==> flow/design.v <==
`timescale 1ns / 1ps
module helper_bcd_to_7seg(
    input wire [3:0] bcd_in,
    output reg [6:0] seg_out
);
    always @(*) begin
        case (bcd_in)
            4'd0: seg_out = 7'b1000000;
            4'd1: seg_out = 7'b1111001;
            4'd2: seg_out = 7'b0100100;
            4'd3: seg_out = 7'b0110000;
            4'd4: seg_out = 7'b0011001;
            4'd5: seg_out = 7'b0010010;
            4'd6: seg_out = 7'b0000010;
            4'd7: seg_out = 7'b1111000;
            4'd8: seg_out = 7'b0000000;
            4'd9: seg_out = 7'b0010000;
            4'd10: seg_out = 7'b0111111;  
            default: seg_out = 7'b1111111;  
        endcase
    end
endmodule
`timescale 1ns / 1ps
module seven_seg_display(
    input wire clk,
    input wire reset,  
    input wire [15:0] bcd_digit,   
    output wire [6:0] seg,  
    output wire [3:0] an            
);
    reg [2:0] digit_index;
    reg [3:0] current_bcd;
    reg [19:0] refresh_counter;
    wire [6:0] seg_out;
    helper_bcd_to_7seg d5 (.bcd_in(current_bcd),.seg_out(seg_out));
    always @(posedge clk or posedge reset) begin
        if (reset) begin
            refresh_counter <= 0;
            digit_index <= 0;
        end else begin
            refresh_counter <= refresh_counter + 1;
            if (refresh_counter == 10) begin
                refresh_counter <= 0;
                digit_index <= digit_index + 1;
                if (digit_index == 3'd3)  
                    digit_index <= 0;
            end
        end
    end
    always @(*) begin
        case (digit_index)
            3'd0: current_bcd = bcd_digit[3:0];      
            3'd1: current_bcd = bcd_digit[7:4];      
            3'd2: current_bcd = bcd_digit[11:8];     
            3'd3: current_bcd = bcd_digit[15:12];    
            default: current_bcd = 4'd15;            
        endcase
    end 
    assign seg = seg_out;
reg [3:0] an_reg;
always @(*) begin
    case (digit_index)
        3'd0: an_reg = 4'b1110;  
        3'd1: an_reg = 4'b1101;  
        3'd2: an_reg = 4'b1011;  
        3'd3: an_reg = 4'b0111;  
        default: an_reg = 4'b1111;
    endcase
end
assign an = an_reg;
endmodule
`timescale 1ns / 1ps
module bin_to_bcd #( parameter W = 18)   
  ( input [W-1:0] bin,   
    output reg [W+(W-4)/3:0] bcd);  
  integer i,j;
  always @(bin) begin
    for(i = 0; i <= W+(W-4)/3; i = i+1) bcd[i] = 0;      
    bcd[W-1:0] = bin;                                    
    for(i = 0; i <= W-4; i = i+1)                        
      for(j = 0; j <= i/3; j = j+1)                      
        if (bcd[W-i+4*j -: 4] > 4)                       
          bcd[W-i+4*j -: 4] = bcd[W-i+4*j -: 4] + 4'd3;  
  end
endmodule
`timescale 1ns / 1ps
  module serial_parallel_multiplier(
    input clk, rst,
    input start,
    input [7:0] x, y,
    output reg [15:0] P,
    output reg flag
    );
     reg state;
    reg [7:0] x_reg;
    reg [7:0] y_reg;
    reg s;
    reg [3:0] counter;
    always @(posedge clk , posedge rst) begin
        if (rst) begin
            flag <= 0;
            x_reg <= 0;
            y_reg <= 0;
            P <= 0;
            counter <= 0;
            state <= 0;
        end
        else if (start && state == 0) begin
            state <= 1;
            flag <= 0;
               s <= x[7] ^ y[7];
            y_reg <= y[7] ? (~y + 1) : y;
            x_reg <= x[7] ? (~x + 1) : x;
                P <= 0;
           counter <= 8;
        end
        else if (state) begin
            if (counter > 0) begin
                P <= P + (y_reg[0] ? ({8'b0, x_reg} << (8 - counter)) : 0);
                y_reg <= {y_reg[7], y_reg[7:1]};
                counter <= counter - 1;
            end
            else begin
                P <= s ? (~P + 1) : P;
                flag <= 1;
                state <= 0;
            end
        end
    end
endmodule
`timescale 1ns / 1ps
module top_control_unit(
    input wire clk,
    input wire reset,
    input wire btnL,
    input wire btnR,
    input wire btnC,
    input wire [7:0] multiplicand,
    input wire [7:0] multiplier,
    output wire [6:0] seg,
    output wire [3:0] an,
    output led
);
    wire left_pressed, right_pressed, start_pressed;
    pushbutton_detector pb_left (
        .clk(clk),
        .reset(reset),
        .x(btnL),
        .z(left_pressed)
    );
    pushbutton_detector pb_right (
        .clk(clk),
        .reset(reset),
        .x(btnR),
        .z(right_pressed)
    );
    pushbutton_detector pb_center (
        .clk(clk),
        .reset(reset),
        .x(btnC),
        .z(start_pressed)
    );
    wire [15:0] product;
    wire done;
    serial_parallel_multiplier spm (
        .clk(clk),
        .rst(reset),
        .start(start_pressed),
        .x(multiplicand),
        .y(multiplier),
        .P(product),
        .flag(done)
    );
    assign led = done;
    wire [19:0] bcd_unsigned;
    wire sign_bit = product[15];
    wire [15:0] productabs = sign_bit ? (~product + 1) : product;
    bin_to_bcd #(.W(16)) converter (
        .bin(productabs),
        .bcd(bcd_unsigned)
    );
    reg [1:0] state;
    wire [3:0] d0 = bcd_unsigned[3:0];
    wire [3:0] d1 = bcd_unsigned[7:4];
    wire [3:0] d2 = bcd_unsigned[11:8];
    wire [3:0] d3 = bcd_unsigned[15:12];
    wire [3:0] d4 = bcd_unsigned[19:16];
    wire [3:0] d5 = sign_bit ? 4'd10 : 4'd15;
    reg [15:0] active_digits;   
    wire tick;
    clockDivider #(50) divide (clk,reset,tick);
   always @(posedge clk or posedge reset) begin
    if (reset)
        state <= 0;
    else if (tick) begin
        case (state)
            2'd0: if (right_pressed) state <= 1;
            2'd1: begin
                if (right_pressed) state <= 2;
                else if (left_pressed) state <= 0;
            end
            2'd2: if (left_pressed) state <= 1;
            default: state <= 0;
        endcase
    end
end
    always @(*) begin
        case (state)
            2'd0: active_digits = {d5, d4, d3, d2};  
            2'd1: active_digits = {d5, d3, d2, d1};  
            2'd2: active_digits = {d5, d2, d1, d0};  
            default: active_digits = {d5, d4, d3, d2};
        endcase
    end
    seven_seg_display display_unit (
        .clk(clk),
        .reset(reset),
        .bcd_digit(active_digits),  
        .seg(seg),
        .an(an)
    );
endmodule
module pushbutton_detector(
input clk,reset,x,
output z
    );
wire tick;
clockDivider #(50) divide (clk,reset,tick);
wire out;
debouncer deb(clk,tick,reset,x,out);
wire out2;
synchronizer sync(clk,tick,reset,out,out2);
wire out3;
rising_edge rizz(clk,tick,reset,out2,out3);
assign z = out3;     
endmodule
module rising_edge(
input clk, en, reset, x,
output reg z
    );
    reg x_prev;
    always @(posedge clk or posedge reset) begin
        if (reset) begin
            x_prev <= 0;
            z <= 0;
        end else if (en) begin
            z <= x & ~x_prev;   
            x_prev <= x;
        end
    end
endmodule
module debouncer(input clk, en, rst, in, output out);
reg q1,q2,q3;
always@(posedge clk, posedge rst) begin
if(rst == 1'b1) begin
q1 <= 0;
q2 <= 0;
q3 <= 0;
end
else if (en) begin
q1 <= in;
q2 <= q1;
q3 <= q2;
end
end
assign out = (rst) ? 0 : q1&q2&q3;
endmodule
module synchronizer ( input wire clk, en, rst, sig, output reg sig1 );
 reg meta;
 always @(posedge clk, posedge rst) begin
 if (rst) begin
 meta <= 0;
 sig1 <= 0;
 end
 else if (en) begin
 meta <= sig;
 sig1 <= meta;
 end
 end
endmodule
module clockDivider #(parameter n = 50000000)
(input clk, rst, output tick);
wire [31:0] count;
reg clk_out;
counter_x_bit #(32,n) counterMod
(.clk(clk), .reset(rst),.en(1'b1), .count(count));
assign tick = (count == n-1) && !clk_out;
always @ (posedge clk, posedge rst) begin
if (rst)  
clk_out <= 0;
else if (count == n-1)
clk_out <= ~ clk_out;
end
endmodule
module counter_x_bit #(parameter x = 3, n = 6)
(input clk, reset, en, output reg [x-1:0] count);
always @(posedge clk, posedge reset) begin
if (reset == 1)
    count <= 0; 
else if(!en)
    count <= count; 
else if(count == n-1)
    count <= 0; 
else
    count <= count + 1;
end
endmodule
# From RTL to reports: top_control_unit
# Module top_control_unit before and after one edit of its RTL, step after step.
# Lines under "before" count in the file above, lines under "after" in the edited file.
# "delta" is "after" less "before", of the values as shown; "change_rel_pct" is that difference over "before", in percent.
# Library cell names are shortened.
# Not given: n/a
[inputs]
top_module = "top_control_unit"
clock_port = "clk"
lib = "sky130hd"
pvt_corner = "tt_025C_1v80"

# The edit
# Unified diff, file above to edited file.
# The edited RTL no longer does the same as the RTL above: the edit was made by script, with no optimisation intended.
# begin of diff
@@ -122,5 +122,5 @@
             end
             else begin
-                P <= s ? (~P + 1) : P;
+                P <= s ? (~P - 1) : P;
                 flag <= 1;
                 state <= 0;
# end of diff

# Word level
# Source: Yosys, flattened and elaborated, memories not mapped. Widths are those after wreduce. Registers that Yosys merges into a memory's read port (data or address) are not register bits. Print and check cells do not count. Equal cells are merged and count once.
# Memory sizes are those after Yosys's memory passes, which may raise the word count (mostly to a power of two), join words into wider ones and drop unused or constant bits.
[op_classes]
columns = ["item", "before", "after", "delta", "change_rel_pct"]
rows = [
  ["n_addsub", 47, 48, 1, 2.13],
  ["n_cmp", 36, 36, 0, 0.00],
  ["n_eq", 15, 15, 0, 0.00],
  ["shifts", 1, 1, 0, 0.00],
  ["muxes", 73, 73, 0, 0.00],
  ["logic", 22, 22, 0, 0.00],
  ["reduce_logical", 18, 18, 0, 0.00],
]
[ops]
columns = ["operator", "before", "after", "delta", "change_rel_pct"]
rows = [
  ["16-bit by 1-bit subtractor with 16-bit output with constant B", 0, 1, 1, "n/a"],
  ["4-bit 2-to-1 mux", 37, 37, 0, 0.00],
  ["4-bit by 2-bit adder with 4-bit output with constant B", 30, 30, 0, 0.00],
  ["4-bit by 3-bit > comparator with 1-bit output with constant B", 30, 30, 0, 0.00],
  ["1-bit AND", 9, 9, 0, 0.00],
  ["1-bit 2-to-1 mux", 9, 9, 0, 0.00],
  ["1-bit inverter", 9, 9, 0, 0.00],
  ["16-bit 2-to-1 mux", 6, 6, 0, 0.00],
  ["3-bit > comparator with constant B", 5, 5, 0, 0.00],
  ["1-bit logical AND", 5, 5, 0, 0.00],
  ["3-bit by 2-bit adder with 4-bit output with constant B", 4, 4, 0, 0.00],
  ["32-bit by 1-bit adder with 32-bit output with constant B", 4, 4, 0, 0.00],
  ["32-bit by 6-bit equality test with 1-bit output with constant B", 4, 4, 0, 0.00],
  ["1-bit zero test", 4, 4, 0, 0.00],
  ["2-bit 2-to-1 mux", 4, 4, 0, 0.00],
  ["32-bit 2-to-1 mux", 4, 4, 0, 0.00],
  ["8-bit 2-to-1 mux", 4, 4, 0, 0.00],
  ["2-bit AND reduction", 4, 4, 0, 0.00],
  ["3-bit 2-to-1 mux", 3, 3, 0, 0.00],
  ["2-bit by 1-bit inequality test with 1-bit output with constant B", 3, 3, 0, 0.00],
  ["8-bit by 1-bit adder with 8-bit output with constant B", 2, 2, 0, 0.00],
  ["3-bit by 2-bit equality test with 1-bit output with constant B", 2, 2, 0, 0.00],
  ["8-bit inverter", 2, 2, 0, 0.00],
  ["4-bit parallel mux with 4-bit select", 2, 2, 0, 0.00],
  ["2-bit nonzero test", 2, 2, 0, 0.00],
  ["16-bit by 1-bit adder with 16-bit output with constant B", 1, 1, 0, 0.00],
  ["16-bit adder", 1, 1, 0, 0.00],
  ["20-bit by 1-bit adder with 20-bit output with constant B", 1, 1, 0, 0.00],
]
# Not every row of either side is listed.
[word_totals]
columns = ["item", "before", "after", "delta", "change_rel_pct"]
rows = [
  ["ff_bits", 217, 217, 0, 0.00],
  ["romBits", 112, 112, 0, 0.00],
  ["memories", 1, 1, 0, 0.00],
  ["in_bits", 21, 21, 0, 0.00],
  ["out_inout_bits", 12, 12, 0, 0.00],
  ["elab_cells", 253, 254, 1, 0.40],
]
[memory_table]
columns = ["item", "before", "after"]
rows = [
  ["mem_shapes", "16 x 7 bit 1R0W", "16 x 7 bit 1R0W"],
]

# Longest topological paths
# Yosys ltp: most cells in a row. Word level: on the elaborated netlist, between registers, memories and ports. Mapped: between sequential cells and ports; inverters and the memories' decode and read muxes count.
[depth]
columns = ["item", "before", "after", "delta", "change_rel_pct"]
rows = [
  ["word_depth", 31, 31, 0, 0.00],
  ["abc_area", "0", "0", "n/a", "n/a"],
  ["depth_mapped", 75, 67, -8, -10.67],
  ["ltp_nobuf", 72, 67, -5, -6.94],
]

# Mapped cells and area
# Yosys stat after the flow's synthesis: flattened, memories mapped to cells. It holds for the ABC_AREA given above (unset counts as 0); a run with the other value may have another netlist.
[synth_totals]
columns = ["item", "before", "after", "delta", "change_rel_pct"]
rows = [
  ["cells", 2313, 2332, 19, 0.82],
  ["area_mm2", 0.0193723, 0.0196051, 0.0002328, 1.20],
  ["seq_area_mm2", 0.0054615, 0.0054615, 0.0000000, 0.00],
  ["ffs", 218, 218, 0, 0.00],
  ["n_buf", 68, 89, 21, 30.88],
]
[types]
columns = ["cell", "before", "after", "delta", "change_rel_pct"]
rows = [
  ["inv_1", 97, 75, -22, -22.68],
  ["nor3_1", 62, 76, 14, 22.58],
  ["a21oi_1", 108, 95, -13, -12.04],
  ["clkbuf_1", 39, 52, 13, 33.33],
  ["buf_2", 8, 19, 11, 137.50],
  ["a31oi_1", 25, 15, -10, -40.00],
  ["nor2b_1", 16, 26, 10, 62.50],
  ["o2111ai_1", 11, 2, -9, -81.82],
  ["nand3_1", 104, 112, 8, 7.69],
  ["a211oi_1", 25, 33, 8, 32.00],
  ["and2_1", 24, 16, -8, -33.33],
  ["buf_4", 10, 2, -8, -80.00],
  ["xor2_1", 57, 64, 7, 12.28],
  ["a2bb2oi_1", 11, 4, -7, -63.64],
  ["a31o_2", 9, 2, -7, -77.78],
  ["a21boi_1", 0, 7, 7, "n/a"],
  ["o21ai_0", 110, 116, 6, 5.45],
  ["a21o_1", 18, 12, -6, -33.33],
]
# Not every row of either side is listed.
# By module: a second synthesis without flattening, with its own total; a netlist apart from the flattened one above.
[unflattened]
columns = ["item", "before", "after", "delta", "change_rel_pct"]
rows = [
  ["hier_cells", 2305, 2314, 9, 0.39],
  ["hier_area_mm2", 0.0194499, 0.0194824, 0.0000325, 0.17],
]
# Each row is one instance without its submodules.
[modules_before]
columns = ["mod", "instances", "cells", "area_mm2", "seq_area_mm2"]
rows = [
  ["counter_x_bit", 4, 149, 0.0016003, 0.0008008],
  ["bin_to_bcd (W=16)", 1, 905, 0.0060833, 0],
  ["serial_parallel_multiplier", 1, 427, 0.003347, 0.0009809],
  ["seven_seg_display", 1, 123, 0.001305, 0.0005756],
  ["top_control_unit", 1, 97, 0.0006469, 0.0000763],
  ["clockDivider (n=50)", 4, 16, 0.0001476, 0.000025],
  ["debouncer", 3, 8, 0.0001226, 0.0000751],
  ["rising_edge", 3, 7, 0.0000851, 0.00005],
  ["synchronizer", 3, 5, 0.0000763, 0.00005],
  ["helper_bcd_to_7seg", 1, 33, 0.000224, 0],
  ["pushbutton_detector", 3, 0, 0, 0],
]
[modules_after]
columns = ["mod", "instances", "cells", "area_mm2", "seq_area_mm2"]
rows = [
  ["counter_x_bit", 4, 149, 0.0016003, 0.0008008],
  ["bin_to_bcd (W=16)", 1, 905, 0.0060833, 0],
  ["serial_parallel_multiplier", 1, 436, 0.0033795, 0.0009809],
  ["seven_seg_display", 1, 123, 0.001305, 0.0005756],
  ["top_control_unit", 1, 97, 0.0006469, 0.0000763],
  ["clockDivider (n=50)", 4, 16, 0.0001476, 0.000025],
  ["debouncer", 3, 8, 0.0001226, 0.0000751],
  ["rising_edge", 3, 7, 0.0000851, 0.00005],
  ["synchronizer", 3, 5, 0.0000763, 0.00005],
  ["helper_bcd_to_7seg", 1, 33, 0.000224, 0],
  ["pushbutton_detector", 3, 0, 0, 0],
]

# Timing after synthesis
# OpenSTA on the mapped netlist: ideal clock, no wires. The path of least setup slack (recovery checks aside). Input and output delay are each 20% of the period. Register names are those of the netlist, which keeps one name where synthesis merged equal registers.
[synth_path]
columns = ["item", "before", "after", "delta", "change_rel_pct"]
rows = [
  ["kind", "register -> output", "register -> output", "n/a", "n/a"],
  ["start", "register spm.P[3]", "register spm.P[5]", "n/a", "n/a"],
  ["end", "output seg[3]", "output seg[6]", "n/a", "n/a"],
  ["period_ns", 30.0, 30.0, 0.0, 0.00],
  ["output_delay_ns", 6.000, 6.000, 0.000, 0.00],
  ["launch_ns", 0.000, 0.000, 0.000, "n/a"],
  ["arrival_time_ns", 14.857, 14.097, -0.760, -5.12],
  ["t_required_ns", 24.000, 24.000, 0.000, 0.00],
  ["path_slack_ns", 9.143, 9.903, 0.760, "n/a"],
  ["path_delay_ns", 14.857, 14.097, -0.760, -5.12],
  ["driving_pins", 71, 63, -8, -11.27],
  ["n_path_buf", 4, 2, -2, -50.00],
  ["synth_period_reached_ns", 20.857, 20.097, -0.760, -3.64],
]
# "path_delay_ns" is the arrival time less input delay plus setup time.
# At an output port there is no setup time.
# "driving_pins": output pins that drive a net of the path, with the launching flip-flop's if there is one; two outputs of one cell count as two.
# "synth_period_reached_ns" is the clock period less the worst setup slack; recovery checks do not enter. This is arithmetic on one report: input and output delays are still those of the set period (20% each).
# Between the ends stands the longest chain of elaborated cells between them, by number of cells; it is not shown to be the way that was timed. Of several equally long chains one is given.
# Each line given opens the expression or statement behind the cell; cells for indexed reads and writes are added by Yosys, which also makes memories of some case tables.
# A memory read counts as a cell of the chain, while the word-level depth stops at memories.
# At most two assigning lines are given for a register; there are more.
[synth_between_before]
path_cell_list = "dfrtp_1 buf_4 or4_4 or3_1 clkbuf_1 o21ai_1 and2_1 nand2_1 ha_1 xnor2_1 xnor2_1 ha_1 nor3b_1 a21oi_1 nand3_2 inv_2 ha_1 clkbuf_1 (+35 left out) o211ai_1 mux2i_1 or3_1 and2_1 ha_1 o31ai_1 mux2_2 o21a_1 xnor2_1 nor2_1 a211oi_1 nor4b_1 o21ai_1 or2_2 clkbuf_1 ha_1 inv_1 a221oi_1"
elab_chain_cells = 32
cells_between = 111
classes_between = "add/sub: 36; compare: 35; mux: 38; logic: 1; memory: 1"
[synth_lines_before]
columns = ["item", "line", "text"]
rows = [
  ["start, declared", 91, "output reg [15:0] P,"],
  ["start, assigned", 119, "P <= P + (y_reg[0] ? ({8'b0, x_reg} << (8 - counter)) : 0);"],
  ["start, assigned", 124, "P <= s ? (~P + 1) : P;"],
  ["16-bit inverter", 177, ""],
  ["16-bit by 1-bit adder with 16-bit output", 177, ""],
  ["16-bit 2-to-1 mux", 177, ""],
  ["3-bit by 2-bit adder with 4-bit output", 83, "bcd[W-i+4*j -: 4] = bcd[W-i+4*j -: 4] + 4'd3;"],
  ["4-bit 2-to-1 mux", 82, "if (bcd[W-i+4*j -: 4] > 4)"],
  ["4-bit by 3-bit > comparator with 1-bit output", 82, ""],
  ["4-bit 2-to-1 mux", 82, ""],
  ["(+18 left out)", "n/a", ""],
  ["4-bit by 2-bit adder with 4-bit output", 83, ""],
  ["4-bit 2-to-1 mux", 82, ""],
  ["4-bit by 2-bit adder with 4-bit output", 83, ""],
  ["4-bit 2-to-1 mux", 82, ""],
  ["12-bit parallel mux with 2-bit select", 208, "case (state)"],
  ["4-bit parallel mux with 4-bit select", 51, "case (digit_index)"],
  ["memory read 16 x 7 bit", 7, "case (bcd_in)"],
  ["end, declared", 140, "output wire [6:0] seg,"],
]
[synth_between_after]
path_cell_list = "dfrtp_1 buf_2 nor3_1 nand2_1 nor4_1 ha_1 nor4b_1 nand4_1 nand3_2 xor2_2 mux2i_1 and2_1 ha_1 nor2_1 mux2i_1 a211oi_2 ha_1 clkbuf_1 (+27 left out) ha_1 nor2_1 a21oi_1 ha_1 a211oi_1 nor4_1 xnor2_1 ha_1 o21ai_1 xor2_1 a2bb2oi_1 a31oi_1 a2111oi_4 nand2_2 ha_1 a21oi_1 or4b_1 o221a_2"
elab_chain_cells = 32
cells_between = 111
classes_between = "add/sub: 36; compare: 35; mux: 38; logic: 1; memory: 1"
[synth_lines_after]
columns = ["item", "line", "text"]
rows = [
  ["start, declared", 91, "output reg [15:0] P,"],
  ["start, assigned", 119, "P <= P + (y_reg[0] ? ({8'b0, x_reg} << (8 - counter)) : 0);"],
  ["start, assigned", 124, "P <= s ? (~P - 1) : P;"],
  ["16-bit inverter", 177, ""],
  ["16-bit by 1-bit adder with 16-bit output", 177, ""],
  ["16-bit 2-to-1 mux", 177, ""],
  ["3-bit by 2-bit adder with 4-bit output", 83, "bcd[W-i+4*j -: 4] = bcd[W-i+4*j -: 4] + 4'd3;"],
  ["4-bit 2-to-1 mux", 82, "if (bcd[W-i+4*j -: 4] > 4)"],
  ["4-bit by 3-bit > comparator with 1-bit output", 82, ""],
  ["4-bit 2-to-1 mux", 82, ""],
  ["(+18 left out)", "n/a", ""],
  ["4-bit by 2-bit adder with 4-bit output", 83, ""],
  ["4-bit 2-to-1 mux", 82, ""],
  ["4-bit by 2-bit adder with 4-bit output", 83, ""],
  ["4-bit 2-to-1 mux", 82, ""],
  ["12-bit parallel mux with 2-bit select", 208, "case (state)"],
  ["4-bit parallel mux with 4-bit select", 51, "case (digit_index)"],
  ["memory read 16 x 7 bit", 7, "case (bcd_in)"],
  ["end, declared", 140, "output wire [6:0] seg,"],
]

# Path in the finished layout
# From the final timing report of each run of set A: the path of least setup slack in the routed layout; clock arrival at registers is part of the times.
[layout_path]
columns = ["item", "before", "after", "delta", "change_rel_pct"]
rows = [
  ["kind", "register -> output", "register -> output", "n/a", "n/a"],
  ["start", "register spm.P[5]", "register spm.P[3]", "n/a", "n/a"],
  ["end", "output seg[3]", "output seg[6]", "n/a", "n/a"],
  ["period_ns", 30.0, 30.0, 0.0, 0.00],
  ["output_delay_ns", 6.00, 6.00, 0.00, 0.00],
  ["launch_ns", 0.51, 0.50, -0.01, -1.96],
  ["arrival_time_ns", 17.75, 17.26, -0.49, -2.76],
  ["t_required_ns", 24.00, 24.00, 0.00, 0.00],
  ["path_slack_ns", 6.25, 6.74, 0.49, "n/a"],
  ["driving_pins", 69, 61, -8, -11.59],
  ["n_path_buf", 1, 1, 0, 0.00],
]
# Between the ends stands the longest chain of elaborated cells between them, by number of cells; it is not shown to be the way that was timed. Of several equally long chains one is given.
# A memory read counts as a cell of the chain, while the word-level depth stops at memories.
# At most two assigning lines are given for a register; there are more.
[layout_between_before]
path_cell_list = "dfrtp_1 or4_4 or3_1 o21ai_1 and2_1 nand2_1 ha_1 xnor2_1 xnor2_1 ha_1 nor3b_1 a21oi_1 nand3_2 inv_2 ha_1 inv_1 and3_1 a2111o_1 (+33 left out) mux2i_1 or3_1 and2_1 ha_1 o31ai_1 xnor2_1 ha_1 o21a_1 xnor2_1 nor2_1 a211oi_1 nor4b_1 o21ai_1 or2_2 ha_1 inv_1 a221oi_1 clkdlybuf4s50_1"
elab_chain_cells = 32
cells_between = 111
classes_between = "add/sub: 36; compare: 35; mux: 38; logic: 1; memory: 1"
[layout_lines_before]
columns = ["item", "line", "text"]
rows = [
  ["start, declared", 91, "output reg [15:0] P,"],
  ["start, assigned", 119, "P <= P + (y_reg[0] ? ({8'b0, x_reg} << (8 - counter)) : 0);"],
  ["start, assigned", 124, "P <= s ? (~P + 1) : P;"],
  ["16-bit inverter", 177, ""],
  ["16-bit by 1-bit adder with 16-bit output", 177, ""],
  ["16-bit 2-to-1 mux", 177, ""],
  ["3-bit by 2-bit adder with 4-bit output", 83, "bcd[W-i+4*j -: 4] = bcd[W-i+4*j -: 4] + 4'd3;"],
  ["4-bit 2-to-1 mux", 82, "if (bcd[W-i+4*j -: 4] > 4)"],
  ["4-bit by 3-bit > comparator with 1-bit output", 82, ""],
  ["4-bit 2-to-1 mux", 82, ""],
  ["(+18 left out)", "n/a", ""],
  ["4-bit by 2-bit adder with 4-bit output", 83, ""],
  ["4-bit 2-to-1 mux", 82, ""],
  ["4-bit by 2-bit adder with 4-bit output", 83, ""],
  ["4-bit 2-to-1 mux", 82, ""],
  ["12-bit parallel mux with 2-bit select", 208, "case (state)"],
  ["4-bit parallel mux with 4-bit select", 51, "case (digit_index)"],
  ["memory read 16 x 7 bit", 7, "case (bcd_in)"],
  ["end, declared", 140, "output wire [6:0] seg,"],
]
[layout_between_after]
path_cell_list = "dfrtp_1 nor4_1 nand2_1 nor4_1 ha_1 nor4b_1 nand4_1 nand3_2 xor2_2 mux2i_1 and2_1 ha_1 nor2_1 mux2_4 nor2_1 o31ai_1 xnor2_1 inv_1 (+25 left out) nor2_1 a21oi_1 ha_1 a211oi_1 nor4_1 xnor2_1 ha_1 o21ai_1 xor2_1 a2bb2oi_1 a31oi_1 a2111oi_4 nand2_2 ha_1 a21oi_1 or4b_1 o221a_2 clkdlybuf4s50_1"
elab_chain_cells = 32
cells_between = 111
classes_between = "add/sub: 36; compare: 35; mux: 38; logic: 1; memory: 1"
[layout_lines_after]
columns = ["item", "line", "text"]
rows = [
  ["start, declared", 91, "output reg [15:0] P,"],
  ["start, assigned", 119, "P <= P + (y_reg[0] ? ({8'b0, x_reg} << (8 - counter)) : 0);"],
  ["start, assigned", 124, "P <= s ? (~P - 1) : P;"],
  ["16-bit inverter", 177, ""],
  ["16-bit by 1-bit adder with 16-bit output", 177, ""],
  ["16-bit 2-to-1 mux", 177, ""],
  ["3-bit by 2-bit adder with 4-bit output", 83, "bcd[W-i+4*j -: 4] = bcd[W-i+4*j -: 4] + 4'd3;"],
  ["4-bit 2-to-1 mux", 82, "if (bcd[W-i+4*j -: 4] > 4)"],
  ["4-bit by 3-bit > comparator with 1-bit output", 82, ""],
  ["4-bit 2-to-1 mux", 82, ""],
  ["(+18 left out)", "n/a", ""],
  ["4-bit by 2-bit adder with 4-bit output", 83, ""],
  ["4-bit 2-to-1 mux", 82, ""],
  ["4-bit by 2-bit adder with 4-bit output", 83, ""],
  ["4-bit 2-to-1 mux", 82, ""],
  ["12-bit parallel mux with 2-bit select", 208, "case (state)"],
  ["4-bit parallel mux with 4-bit select", 51, "case (digit_index)"],
  ["memory read 16 x 7 bit", 7, "case (bcd_in)"],
  ["end, declared", 140, "output wire [6:0] seg,"],
]

# Layout results
# Both versions went through the flow (Yosys, OpenROAD) with the same settings in each pair. Constraints: input delay and output delay 20% of the set period each, output load 0.01 pF.
[settings_set_A]
CORE_UTILIZATION = 40
period_ns = 30.0
CAP_MARGIN = 20
CORE_MARGIN = 2
SLEW_MARGIN = 20
[results_set_A]
columns = ["item", "before", "after", "delta", "change_rel_pct"]
rows = [
  ["yosys.chip_area_mm2", 0.0193723, 0.0196051, 0.0002328, 1.20],
  ["dieArea_mm2", 0.0502074, 0.0507984, 0.0005910, 1.18],
  ["cell_area_final_mm2", 0.0209914, 0.0211002, 0.0001088, 0.52],
  ["post_route_util_frac", 0.44, 0.434, -0.006, "n/a"],
  ["timing.setup.ws_ns", 6.246, 6.737, 0.491, "n/a"],
  ["timing.setup.tns_ns", 0.000, 0.000, 0.000, "n/a"],
  ["timing.hold.ws_ns", 0.470, 0.468, -0.002, "n/a"],
  ["power.total_uw", 615.9, 594, -21.9, -3.56],
  ["period_reached_ns", 23.754, 23.263, -0.491, -2.07],
]
[settings_set_B]
ABC_AREA = 0
CELL_PAD_IN_SITES_DETAIL_PLACEMENT = 0
CELL_PAD_IN_SITES_GLOBAL_PLACEMENT = 0
CORE_ASPECT_RATIO = 1.37
CORE_UTILIZATION = 64
CTS_CLUSTER_SIZE = 98
GPL_ROUTABILITY_DRIVEN = 1
SLEW_MARGIN = 10
period_ns = 18.5
CAP_MARGIN = 20
CORE_MARGIN = 2
[results_set_B]
columns = ["item", "before", "after", "delta", "change_rel_pct"]
rows = [
  ["yosys.chip_area_mm2", 0.0193723, 0.0196051, 0.0002328, 1.20],
  ["dieArea_mm2", 0.0316942, 0.0320655, 0.0003713, 1.17],
  ["cell_area_final_mm2", 0.0215957, 0.0220349, 0.0004392, 2.03],
  ["post_route_util_frac", 0.724, 0.725, 0.001, "n/a"],
  ["timing.setup.ws_ns", 0.517, 0.457, -0.060, "n/a"],
  ["timing.setup.tns_ns", 0.000, 0.000, 0.000, "n/a"],
  ["timing.hold.ws_ns", 0.467, 0.472, 0.005, "n/a"],
  ["power.total_uw", 936.9, 917.1, -19.8, -2.11],
  ["period_reached_ns", 17.983, 18.043, 0.060, 0.33],
]
# "period_reached_ns" is the run's clock period less its worst setup slack. It is reckoned from that one timing run; input and output delays stay at 20% of the period that was set.
# "power.total_uw" rests on the timing tool's default activity at the inputs, not on a simulated workload.
